==> flow/design.v <==
module Mux #(parameter N = 4)(
	input [N-1:0] A, B,
	input S,
	output [N-1:0] C
);
assign C = S? A: B;
endmodule 
module Adder #(parameter N = 4)(
    input [N-1:0] A,B,
    output [N-1:0] C
);
assign C = A+B;
endmodule
module Register #(parameter N = 10) (
	input clk, rst,
	input [N-1:0] D,
	input en,
	output logic [N-1:0] Q
);
always_ff @(posedge clk or posedge rst)
	if(rst) Q <= 10'h00;
	else if(en)
		Q <= D;
endmodule 
module Register_File(
    input  logic [3:0] A1, A2, A3,
    input  logic       clk,
    input  logic       rst,
    input  logic       WE3,
    input  logic [31:0] WD3,
    input  logic [31:0] R15,
    output logic [31:0] RD1, RD2
);
    logic [31:0] rf [14:0];   
    always_ff @(posedge clk) begin
        if (rst) begin
            for (int i = 0; i < 15; i++)
                rf[i] <= 32'h00000000;
        end else if (WE3) begin
            rf[A3] <= WD3;
        end
    end
    assign RD1 = (A1 == 4'b1111) ? R15 : rf[A1];
    assign RD2 = (A2 == 4'b1111) ? R15 : rf[A2];
endmodule
module Extender(
    input  logic [23:0] A,
    input  logic [1:0] ImmSrc,
    output logic [31:0] Out
);
 always_comb
    case(ImmSrc)
    2'b00: Out={24'b0,A[7:0]};
    2'b01: Out={20'b0,A[11:0]};
    2'b10: Out={{6{A[23]}},A[23:0],2'b00};
    default: Out=32'bx; 
    endcase
 endmodule
module ALU #(parameter N = 32)(
    input  logic [N-1:0] A,
    input  logic [N-1:0] B,
    input  logic [1:0]   ALUCtrl,
    output logic [N-1:0] Result,
    output logic [3:0]   Flags  
);
    logic [N:0] pre_Result;   
    logic [N:0] pre_Sub;      
    always_comb begin
        Result     = '0;
        pre_Result = '0;
        pre_Sub    = '0;
        Flags      = 4'b0000;
        case (ALUCtrl)
            2'b10: begin   
                Result = A & B;
            end
            2'b11: begin   
                Result = A | B;
            end
            2'b00: begin   
                pre_Result = {1'b0, A} + {1'b0, B};
                Result     = pre_Result[N-1:0];
                Flags[2]   = pre_Result[N];   
                Flags[3]   = (A[N-1] == B[N-1]) && (Result[N-1] != A[N-1]);  
            end
            2'b01: begin   
                pre_Sub    = {1'b0, A} - {1'b0, B};
                Result     = pre_Sub[N-1:0];
                Flags[2]   = pre_Sub[N];   
                Flags[3]   = (A[N-1] != B[N-1]) && (Result[N-1] != A[N-1]);  
            end
        endcase
        Flags[0] = (Result == 0);      
        Flags[1] = Result[N-1];        
    end
endmodule
module Condition_Check(
    input  logic [3:0] Flag,   
    input  logic [3:0] Cond,
    output logic       CondEx
);
logic V, C, N, Z;
assign {V, C, N, Z} = Flag;
always_comb begin
    case (Cond)
        4'b0000: CondEx = Z;                      
        4'b0001: CondEx = ~Z;                     
        4'b0010: CondEx = C;                      
        4'b0011: CondEx = ~C;                     
        4'b0100: CondEx = N;                      
        4'b0101: CondEx = ~N;                     
        4'b0110: CondEx = V;                      
        4'b0111: CondEx = ~V;                     
        4'b1000: CondEx = ~Z & C;                 
        4'b1001: CondEx = Z | ~C;                 
        4'b1010: CondEx = ~(N ^ V);               
        4'b1011: CondEx = N ^ V;                  
        4'b1100: CondEx = ~Z & ~(N ^ V);          
        4'b1101: CondEx = Z | (N ^ V);            
        4'b1110: CondEx = 1'b1;                   
        default: CondEx = 1'b0;                   
    endcase
end
endmodule
module Decoder (
	input logic [1:0] Op,
	input logic[5:0] Funct,
	input logic[3:0] Rd,
	output logic [1:0] FlagW,
	output logic PCS, RegW, MemW, MemtoReg, ALUSrc, 
	output logic [1:0] ImmSrc, RegSrc, ALUControl,
	output logic NoWrite
);
	logic Branch, ALUOP;
	PC_Logic pc_logic_inst(
		.Rd(Rd),
		.Branch(Branch), 
		.RegW(RegW),
		.PCS(PCS)
	);
	Main_Decoder main_decoder_inst(
		.Op(Op),
		.Funct(Funct),
		.Branch(Branch), 
		.RegW(RegW), 
		.MemW(MemW), 
		.MemtoReg(MemtoReg), 
		.ALUSrc(ALUSrc), 
		.ImmSrc(ImmSrc), 
		.RegSrc(RegSrc),
		.ALUOP(ALUOP)
	);
	ALU_Decoder alu_decoder_inst (
		.ALUOP(ALUOP),
		.Funct(Funct[4:0]),
		.ALUControl(ALUControl), 
		.FlagW(FlagW),
		.NoWrite(NoWrite)
	);
endmodule 
module PC_Logic (
	input logic [3:0] Rd,
	input logic Branch, RegW,
	output logic PCS
);
	assign PCS = ((Rd == 4'd15) & RegW) | Branch;
endmodule 
module Main_Decoder (
	input logic [1:0] Op,
	input logic [5:0] Funct,
	output logic Branch, RegW, MemW, MemtoReg, ALUSrc, 
	output logic [1:0] ImmSrc, RegSrc,
	output logic ALUOP
);
    always_comb begin
	     Branch = 0;
        RegW = 0;
        MemW = 0;
        MemtoReg = 0;
        ALUSrc = 0;
        ImmSrc = 2'b00;
        RegSrc = 2'b00;
        ALUOP = 0;
        case (Op)
            2'b00: begin
					 Branch = 0;
					 MemtoReg = 0;
					 MemW = 0;
					 RegW = 1;
					 ALUOP = 1;
                if (Funct[5] == 1'b0) begin
                    ALUSrc = 0;
                    RegSrc = 2'b00;
                end else begin
                    ALUSrc = 1;
                    ImmSrc = 2'b00;
                    RegSrc = 2'b00;  
                end
            end
            2'b01: begin
					 Branch = 0;
					 ALUSrc = 1;
					 ImmSrc = 2'b01;
					 ALUOP = 0;
                if (Funct[0] == 1'b0) begin
                    MemW  = 1;
                    RegW  = 0;
                    RegSrc = 2'b10;
                end else begin
						  MemtoReg = 1;
						  MemW = 0;
						  RegW = 1;
						  RegSrc = 2'b00;
                end
            end
            2'b10: begin
					 Branch = 1;
					 MemtoReg = 0;
					 MemW = 0;
					 ALUSrc = 1;
					 ImmSrc = 2'b10;
					 RegW = 0;
					 RegSrc = 2'b01;
					 ALUOP = 0;
            end
        endcase
    end
endmodule
module ALU_Decoder (
	input logic ALUOP,
	input logic [4:0] Funct,
	output logic [1:0] ALUControl, FlagW,
	output logic NoWrite
);
	always_comb begin
		 case (ALUOP)
			  1'b0: begin
					ALUControl = 2'b00;
					FlagW      = 2'b00;
					NoWrite    = 1'b0;
			  end
			  1'b1: begin
					case (Funct[4:1])
						 4'b0100: begin
							  ALUControl = 2'b00;
							  FlagW      = Funct[0] ? 2'b11 : 2'b00;
							  NoWrite    = 1'b0;
						 end
						 4'b0010: begin
							  ALUControl = 2'b01;
							  FlagW      = Funct[0] ? 2'b11 : 2'b00;
							  NoWrite    = 1'b0;
						 end
						 4'b0000: begin
							  ALUControl = 2'b10;
							  FlagW      = Funct[0] ? 2'b10 : 2'b00;
							  NoWrite    = 1'b0;
						 end
						 4'b1100: begin
							  ALUControl = 2'b11;
							  FlagW      = Funct[0] ? 2'b10 : 2'b00;
							  NoWrite    = 1'b0;
						 end
						 4'b1010: begin 
							  ALUControl = 2'b01;
							  FlagW = 2'b11;
							  NoWrite = 1'b1;
						 end
						 default: begin
							  ALUControl = 2'b00;
							  FlagW      = 2'b00;
							  NoWrite    = 1'b0;
						 end
					endcase
			  end
		 endcase
	end
endmodule 
module Control_Unit(
    input  logic [3:0] Cond,
    input  logic [1:0] Op,
    input  logic [5:0] Funct,
    input  logic [3:0] Rd,
    input  logic [3:0] Flags,
    input  logic       clk,
    input  logic       rst,
    output logic       PCSrc,
    output logic       MemtoReg,
    output logic       MemWrite,
    output logic [1:0] ALUControl,
    output logic       ALUSrc,
    output logic [1:0] ImmSrc,
    output logic       RegWrite,
    output logic [1:0] RegSrc
);
    logic       RegW;
    logic       MemW;
    logic       ALUOP;
    logic       Branch;
    logic       PCS;
    logic       CondEx;
    logic [1:0] FlagW;
    logic [3:0] ALUfLags;
	 logic NoWrite;
	Decoder decoder_inst (
		.Op(Op),
		.Funct(Funct),
		.Rd(Rd),
		.FlagW(FlagW),
		.PCS(PCS), 
		.RegW(RegW), 
		.MemW(MemW), 
		.MemtoReg(MemtoReg), 
		.ALUSrc(ALUSrc), 
		.ImmSrc(ImmSrc), 
		.RegSrc(RegSrc), 
		.ALUControl(ALUControl),
		.NoWrite(NoWrite)
	);
    Register #(2) Register_Flag1(
        .clk(clk), 
        .rst(rst),
        .D(Flags[3:2]),
        .en(FlagW[1] & CondEx),
        .Q(ALUfLags[3:2])
    );
    Register #(2) Register_Flag2(
        .clk(clk), 
        .rst(rst),
        .D(Flags[1:0]),
        .en(FlagW[0] & CondEx),
        .Q(ALUfLags[1:0])
    );
    Condition_Check inst_Condition_Check(
        .Flag(ALUfLags), 
        .Cond(Cond), 
        .CondEx(CondEx)
    );
    assign PCSrc     = PCS & CondEx & ~NoWrite;
    assign RegWrite  = RegW & CondEx;
    assign MemWrite  = MemW & CondEx;
endmodule
module CPU (
	input logic clk, rst,
	input logic [31:0] Instr,
	input logic [31:0] ReadData,
	output logic [31:0] WriteData,
	output logic MemWrite,
	output logic [31:0] PC,
	output logic [31:0] ALUResult,
	output logic [31:0] Result
);
	logic [3:0] RA1, RA2;
	logic [31:0] SrcA, SrcB;
	logic [31:0] next_PC, PCPlus4, PCPlus8;
	logic [31:0] ExtImm;
	logic PCSrc;
	logic MemtoReg;
	logic [1:0] ALUControl;
	logic ALUSrc;
	logic [1:0] ImmSrc;
	logic RegWrite;
	logic [1:0] RegSrc;
	logic [3:0] AluFlags;
	logic started;
	logic load_PC;
	always_ff @(posedge clk or posedge rst) begin
		if (rst)
			started <= 0;
		else
			started <= 1;
	end
	assign load_PC = started;
	Mux #(.N(32)) next_PC_inst (
		.A(Result),
		.B(PCPlus4),
		.S(PCSrc),
		.C(next_PC)
	);
	Register #(.N(32)) PC_Register (
		.clk(clk), 
		.rst(rst),
		.D(next_PC),
		.en(load_PC),
		.Q(PC)
	);
	Mux #(.N(4)) RA1_inst (
		.A(4'd15),
		.B(Instr[19:16]),
		.S(RegSrc[0]),
		.C(RA1)
	);
	Mux #(.N(4)) RA2_inst (
		.A(Instr[15:12]),
		.B(Instr[3:0]),
		.S(RegSrc[1]),
		.C(RA2)
	);
	Adder #(.N(32)) PCPlus4_inst (
		.A(PC),
		.B(32'd4),
		.C(PCPlus4)
	);
	Adder #(.N(32)) PCPlus8_inst (
		.A(32'd8),
		.B(PC),
		.C(PCPlus8)
	);
	Register_File Reg_file_inst (
		.A1(RA1),
		.A2(RA2),
		.A3(Instr[15:12]),
		.clk(clk),
		.rst(rst),
		.WE3(RegWrite),
		.R15(PCPlus8),
		.RD1(SrcA),
		.RD2(WriteData),
		.WD3(Result)
	);
	Extender Extender_ins (
		.A(Instr[23:0]),
		.ImmSrc(ImmSrc),
		.Out(ExtImm)
	);
	Mux #(.N(32)) ALUSrc_inst (
		.A(ExtImm),
		.B(WriteData),
		.S(ALUSrc),
		.C(SrcB)
	);
	ALU #(.N(32)) ALU_inst (
		.A(SrcA),
		.B(SrcB),
		.ALUCtrl(ALUControl),
		.Result(ALUResult),
		.Flags(AluFlags)
	);
	Mux #(.N(32)) MemToReg_inst (
		.A(ReadData),
		.B(ALUResult),
		.S(MemtoReg),
		.C(Result)
	);
	Control_Unit CU_Inst (
		.clk(clk),
		.rst(rst),
		.Cond(Instr[31:28]),
		.Op(Instr[27:26]),
		.Funct(Instr[25:20]),
		.Rd(Instr[15:12]),
		.Flags(AluFlags),
		.PCSrc(PCSrc),
		.MemtoReg(MemtoReg),
		.MemWrite(MemWrite),
		.ALUControl(ALUControl),
		.ALUSrc(ALUSrc),
		.ImmSrc(ImmSrc),
		.RegWrite(RegWrite),
		.RegSrc(RegSrc)
	);
endmodule
Tool chain data of CPU
The steps from the RTL of CPU to its reports follow in flow order.
Lines are those of the file above, counted from 1.
Operators carry their Yosys type and port widths (W data, S select, Z words).
Library cell names are shortened.
{ "setup": {"top_module": "CPU", "clk_port": "clk", "lib": "sky130hd", "lib_corner": "tt_025C_1v80"} }

Elaborated design
Source: Yosys, flattened and elaborated, memories not mapped. Widths are those after wreduce. Registers that Yosys merges into a memory's read port (data or address) are not register bits. Print and check cells do not count. Equal cells are merged and count once.
Memory sizes are those after Yosys's memory passes, which may raise the word count (mostly to a power of two), join words into wider ones and drop unused or constant bits.
{ "op_classes": {"mux": 39, "n_reduce_logical": 13, "shift": 0, "add_sub_neg": 4, "multipliers": 0, "cmp": 0, "logic": 22, "n_eq": 32, "div_mod_pow": 0} }
{ "ops": {"columns": ["operator", "n"], "rows": [
  ["$mux W32", 7],
  ["$pmux W32 S4", 1],
  ["$pmux W32 S3", 1],
  ["$eq A4 B4 Y1 const B", 12],
  ["$add A32 B32 Y33", 1],
  ["$sub A32 B32 Y33", 1],
  ["$add A32 B3 Y32 const B", 1],
  ["$and A32 B32 Y32", 1],
  ["$or A32 B32 Y32", 1],
  ["$logic_not A32 Y1", 1],
  ["$add A4 B32 Y32 const A", 1],
  ["$eq A4 B3 Y1 const B", 5],
  ["$pmux W2 S2", 4],
  ["$mux W4", 4],
  ["$pmux W1 S15", 1],
  ["$eq A4 B2 Y1 const B", 3],
  ["$pmux W2 S3", 2],
  ["$mux W1", 11],
  ["$reduce_or A2 Y1", 5],
  ["$and A1 B1 Y1", 9],
  ["$eq A2 B2 Y1 const B", 4],
  ["$logic_not A4 Y1", 2],
  ["$not A1 Y1", 7],
  ["$eq A2 B1 Y1 const B", 3],
  ["$logic_not A2 Y1", 3],
  ["$pmux W1 S3", 2],
  ["$pmux W1 S2", 3],
  ["$mux W2", 3]
]} }
Not listed: further kinds 6, cells in them 11.
{ "word_totals": {"latchBits": 0, "input_bits": 66, "rom_bits": 0, "output_inout_bits": 129, "mem_count": 1, "ram_bits": 512, "regBits": 37, "elab_cells": 115} }
{ "memory_table": {"columns": ["name", "words", "width", "line", "rtl"], "rows": [
  ["Reg_file_inst.rf", 16, 32, 34, "logic [31:0] rf [14:0];"]
]} }

Longest topological paths
Depth = most cells in a row (Yosys ltp): at word level without a register or memory, in the mapped netlist without a sequential cell, where the memories' decode and read muxes count.
{ "depth": {"ltp_word": 11, "abc_area": 0, "ltp_mapped": 30, "depth_no_buf": 24} }

After synthesis
Source: synth_stat.txt of the flow (Yosys; design flattened, memories mapped). It holds for the ABC_AREA given above (unset counts as 0); a run with the other value may have another netlist.
Totals and module areas in this step are rounded.
{ "synth_totals": {"cells": 3558, "area_um2": 35000, "flip_flops": 519, "seq_area_um2": 15000, "buffers": 298} }
{ "by_type": {"columns": ["cell_type", "n", "type_area_um2"], "rows": [
  ["edfxtp_1", 482, 1.45E+04],
  ["mux4_2", 117, 2.64E+03],
  ["nor2_1", 681, 2.56E+03],
  ["ha_1", 107, 1.34E+03],
  ["nand2_1", 351, 1.32E+03],
  ["mux2i_1", 110, 1.1E+03],
  ["o21ai_0", 196, 980.941],
  ["dfrtp_1", 37, 925.888],
  ["clkbuf_1", 221, 829.546],
  ["mux2_2", 62, 698.17],
  ["a21oi_1", 137, 685.658],
  ["inv_1", 171, 641.866],
  ["a31oi_1", 99, 619.344],
  ["xnor2_1", 49, 429.162],
  ["a211oi_1", 49, 367.853],
  ["nor3_1", 63, 315.302],
  ["nor2b_1", 47, 294.032],
  ["buf_2", 53, 265.254]
]} }
Other cell types: 83; their cells: 526.
By module: a second synthesis without flattening, with its own total; a netlist apart from the flattened one above.
{ "hier_totals": {"cells_unflattened": 3388, "area_unflattened_um2": 39000} }
Rows give one instance, submodules left out.
{ "modules": {"columns": ["module", "instances", "seq_area_um2", "cells", "area_um2"], "rows": [
  ["Register_File", 1, 14000, 1770, 26000],
  ["ALU #(N=32)", 1, 0.0, 812, 5300],
  ["Adder #(N=32)", 2, 0.0, 248, 1700],
  ["Mux #(N=32)", 3, 0.0, 36, 540],
  ["Register #(N=32)", 1, 800, 69, 1300],
  ["Extender", 1, 0.0, 45, 310],
  ["Condition_Check", 1, 0.0, 28, 190],
  ["Register #(N=2)", 2, 50, 5, 76],
  ["ALU_Decoder", 1, 0.0, 16, 130],
  ["Main_Decoder", 1, 0.0, 15, 120],
  ["Mux #(N=4)", 2, 0.0, 4, 45],
  ["Control_Unit", 1, 0.0, 5, 39],
  ["CPU", 1, 25, 4, 36],
  ["PC_Logic", 1, 0.0, 2, 15],
  ["Decoder", 1, 0.0, 0, 0.0]
]} }

Path before layout
Path of least setup slack by OpenSTA after synthesis, without wires, with an ideal clock, recovery checks aside; 20% of the period is set as input and as output delay. Where synthesis merged equal registers, the netlist keeps one of their names.
{ "synth_timing": {"kind": "input -> output", "startpoint": "input Instr[27]", "endpoint": "output Result[26]", "slack_ps": 6630, "in_delay_ps": 4000, "driving_pins": 24, "tclk_ps": 20000, "t_arrival_ps": 9370, "t_first_pin_ps": 4000, "out_delay_ps": 4000, "n_path_buf": 2, "delay_ps": 5370, "t_required_ps": 16000, "synth_period_reached_ps": 13370} }
"delay_ps" is the arrival time less input delay plus setup time.
A path that ends at an output port has no setup time.
"driving_pins": output pins that drive a net of the path, with the launching flip-flop's if there is one; two outputs of one cell count as two.
"synth_period_reached_ps" is the clock period less the worst setup slack; recovery checks do not enter. This is arithmetic on one report: input and output delays are still those of the set period (20% each).
The rows between start and end are the longest chain of elaborated cells between them; the timing report does not say that the signal goes this way. Where chains are equally long, one stands for them.
Each line given opens the expression or statement behind the cell; cells for indexed reads and writes are added by Yosys, which also makes memories of some case tables.
The chain passes a memory read, where the word-level depth is cut; so it can be longer than that depth.
{ "synth_between": {"cell_sequence": "inv_1 > ha_1 > nand2b_1 > buf_4 > mux2i_2 > mux4_2 > mux4_2 > a21oi_1 > nor2_1 > a31o_2 > ha_1 > fa_1 > o21bai_1 > and3b_1 > nor3_1 > a2111o_1 > a31oi_4 > a21boi_0 > xnor2_1 > a21oi_1 > o21ai_2 > mux2i_2 > buf_2 > inv_1", "elab_chain_len": 9, "cone_cells": 33, "lines_between": 12, "classes_between": "2 x add/sub; 9 x eq/ne; 14 x mux; 3 x logic; 4 x reduce/logical; 1 x memory"} }
{ "synth_lines": {"columns": ["element", "line", "rtl"], "rows": [
  ["from (decl)", 345, "input logic [31:0] Instr,"],
  ["$eq A2 B2 Y1", 184, "case (Op)"],
  ["$pmux W2 S2", 184, null],
  ["$mux W4", 6, "assign C = S? A: B;"],
  ["$mem_v2 Z16 W32", 34, "logic [31:0] rf [14:0];"],
  ["$mux W32", 44, "assign RD2 = (A2 == 4'b1111) ? R15 : rf[A2];"],
  ["$mux W32", 6, null],
  ["$sub A32 B32 Y33", 87, "pre_Sub    = {1'b0, A} - {1'b0, B};"],
  ["$pmux W32 S4", 73, "case (ALUCtrl)"],
  ["$mux W32", 6, null],
  ["to (decl)", 351, "output logic [31:0] Result"]
]} }
Some nets on the timed path still bear RTL names; the line given drives or declares the net.
{ "synth_named_nets": {"columns": ["signal", "line"], "rows": [
  ["ALUResult[26]", 73]
]} }

Timing after layout
From the final timing report of entry B: the path of least setup slack in the routed layout; clock arrival at registers is part of the times.
The path's times are printed in steps of 10 ps; the period is the one set.
{ "layout_timing": {"kind": "input -> output", "startpoint": "input Instr[27]", "endpoint": "output Result[30]", "t_first_pin_ps": 4000, "t_arrival_ps": 12570, "tclk_ps": 20000, "n_path_buf": 3, "out_delay_ps": 4000, "driving_pins": 27, "t_required_ps": 16000, "in_delay_ps": 4000, "slack_ps": 3430} }
The rows between start and end are the longest chain of elaborated cells between them; the timing report does not say that the signal goes this way. Where chains are equally long, one stands for them.
The chain passes a memory read, where the word-level depth is cut; so it can be longer than that depth.
{ "layout_between": {"cell_sequence": "clkdlybuf4s50_1 > inv_1 > ha_1 > nand2b_1 > mux2_8 > nand2_1 > nor2_1 > a311oi_1 > a211oi_1 > a21oi_1 > o21ai_0 > o21a_1 > inv_1 > fa_1 > o21bai_1 > and3b_1 > nor3_1 > buf_4 > a2111o_1 > a31oi_4 > a41oi_1 > xnor2_1 > a221oi_2 > nor3_2 > a21oi_4 > inv_1 > clkdlybuf4s50_1", "elab_chain_len": 9, "cone_cells": 33, "lines_between": 12, "classes_between": "2 x add/sub; 9 x eq/ne; 14 x mux; 3 x logic; 4 x reduce/logical; 1 x memory"} }
{ "layout_lines": {"columns": ["element", "line", "rtl"], "rows": [
  ["from (decl)", 345, "input logic [31:0] Instr,"],
  ["$eq A2 B2 Y1", 184, "case (Op)"],
  ["$pmux W2 S2", 184, null],
  ["$mux W4", 6, "assign C = S? A: B;"],
  ["$mem_v2 Z16 W32", 34, "logic [31:0] rf [14:0];"],
  ["$mux W32", 44, "assign RD2 = (A2 == 4'b1111) ? R15 : rf[A2];"],
  ["$mux W32", 6, null],
  ["$sub A32 B32 Y33", 87, "pre_Sub    = {1'b0, A} - {1'b0, B};"],
  ["$pmux W32 S4", 73, "case (ALUCtrl)"],
  ["$mux W32", 6, null],
  ["to (decl)", 351, "output logic [31:0] Result"]
]} }

Data sheet: physical implementation of CPU

Record of 6 stored runs of the RTL-to-layout flow on CPU, platform sky130hd. The runs are unordered. Constraints: input delay and output delay 20% of the set period each, output load 0.01 pF.
"period_less_ws_ps": clock period set for the run, less the worst setup slack. It is reckoned from that one timing run; input and output delays stay at 20% of the period that was set.
"worstPathTime_ps" means the part of the period allowed to the worst setup path (the constraints hold back 20% at inputs and 20% at outputs) less its slack; where the path has registers, the arrival times of their clocks count too.
"final_power_w" rests on the timing tool's default activity at the inputs, not on a simulated workload.
"worstPathTime_ps" is given in steps of 10 ps.
Measured values are rounded.
[
  {
    "run": "entry A",
    "settings": { "ABC_AREA": 1, "CAP_MARGIN": 30, "CELL_PAD_IN_SITES_DETAIL_PLACEMENT": 1, "CELL_PAD_IN_SITES_GLOBAL_PLACEMENT": 2, "CORE_ASPECT_RATIO": 0.94, "CORE_UTILIZATION": 47, "GPL_TIMING_DRIVEN": 0, "MAX_ROUTING_LAYER": "met5", "MIN_ROUTING_LAYER": "met2", "SETUP_SLACK_MARGIN": 4.93, "SLEW_MARGIN": 35, "TNS_END_PERCENT": 35, "period_ns": 20.0, "CORE_MARGIN": 2 },
    "outcome": "no final report: routing broke off with GRT-0116"
  },
  {
    "run": "entry B",
    "settings": { "CELL_PAD_IN_SITES_DETAIL_PLACEMENT": 1, "CORE_ASPECT_RATIO": 1.38, "period_ns": 20.0, "CAP_MARGIN": 20, "CORE_MARGIN": 2, "CORE_UTILIZATION": 40, "SLEW_MARGIN": 20 },
    "results": { "finalUtil_pct": 46, "period_less_ws_ps": 16571, "final_power_w": 0.0041, "worstPathTime_ps": 8570, "path_kind": "input -> output", "worstSetupSlack_ps": 3400, "synthArea_um2": 35000, "total_negative_slack_ps": 0, "post_route_stdcell_area_um2": 39000, "final_die_area_um2": 89000, "ws_hold_ps": 510 }
  },
  {
    "run": "entry C",
    "settings": { "ABC_AREA": 0, "CAP_MARGIN": 0, "CORE_ASPECT_RATIO": 1.28, "CORE_UTILIZATION": 21, "CTS_CLUSTER_DIAMETER": 130, "MAX_ROUTING_LAYER": "met5", "PLACE_DENSITY_LB_ADDON": 0.04, "SETUP_SLACK_MARGIN": 3.31, "period_ns": 27.6, "CORE_MARGIN": 2, "SLEW_MARGIN": 20 },
    "results": { "finalUtil_pct": 25, "period_less_ws_ps": 20530, "final_power_w": 0.0032, "worstPathTime_ps": 9490, "path_kind": "input -> output", "worstSetupSlack_ps": 7100, "synthArea_um2": 35000, "total_negative_slack_ps": 0, "post_route_stdcell_area_um2": 41000, "final_die_area_um2": 170000, "ws_hold_ps": 520 }
  },
  {
    "run": "entry D",
    "settings": { "CAP_MARGIN": 0, "CORE_MARGIN": 4, "CORE_UTILIZATION": 40, "PLACE_DENSITY_LB_ADDON": 0.13, "SLEW_MARGIN": 35, "period_ns": 20.0 },
    "results": { "finalUtil_pct": 46, "period_less_ws_ps": 16790, "final_power_w": 0.0042, "worstPathTime_ps": 8790, "path_kind": "input -> output", "worstSetupSlack_ps": 3200, "synthArea_um2": 35000, "total_negative_slack_ps": 0, "post_route_stdcell_area_um2": 40000, "final_die_area_um2": 91000, "ws_hold_ps": 520 }
  },
  {
    "run": "entry E",
    "settings": { "ABC_AREA": 0, "CORE_ASPECT_RATIO": 0.73, "CORE_UTILIZATION": 36, "CTS_CLUSTER_DIAMETER": 86, "CTS_CLUSTER_SIZE": 53, "MAX_ROUTING_LAYER": "met5", "PLACE_DENSITY": 0.63, "SETUP_SLACK_MARGIN": -1.01, "period_ns": 11.8, "CAP_MARGIN": 20, "CORE_MARGIN": 2, "SLEW_MARGIN": 20 },
    "results": { "finalUtil_pct": 42, "period_less_ws_ps": 11923, "final_power_w": 0.0067, "worstPathTime_ps": 7200, "path_kind": "input -> output", "worstSetupSlack_ps": -120, "synthArea_um2": 35000, "total_negative_slack_ps": -180, "post_route_stdcell_area_um2": 40000, "final_die_area_um2": 99000, "ws_hold_ps": 520 }
  },
  {
    "run": "entry F",
    "settings": { "ABC_AREA": 0, "CORE_MARGIN": 3, "CORE_UTILIZATION": 26, "GPL_ROUTABILITY_DRIVEN": 1, "GPL_TIMING_DRIVEN": 0, "MAX_ROUTING_LAYER": "met5", "SETUP_SLACK_MARGIN": -1.07, "TNS_END_PERCENT": 55, "period_ns": 29.3, "CAP_MARGIN": 20, "SLEW_MARGIN": 20 },
    "results": { "finalUtil_pct": 31, "period_less_ws_ps": 21456, "final_power_w": 0.003, "worstPathTime_ps": 9740, "path_kind": "input -> output", "worstSetupSlack_ps": 7800, "synthArea_um2": 35000, "total_negative_slack_ps": 0, "post_route_stdcell_area_um2": 41000, "final_die_area_um2": 140000, "ws_hold_ps": 540 }
  }
]
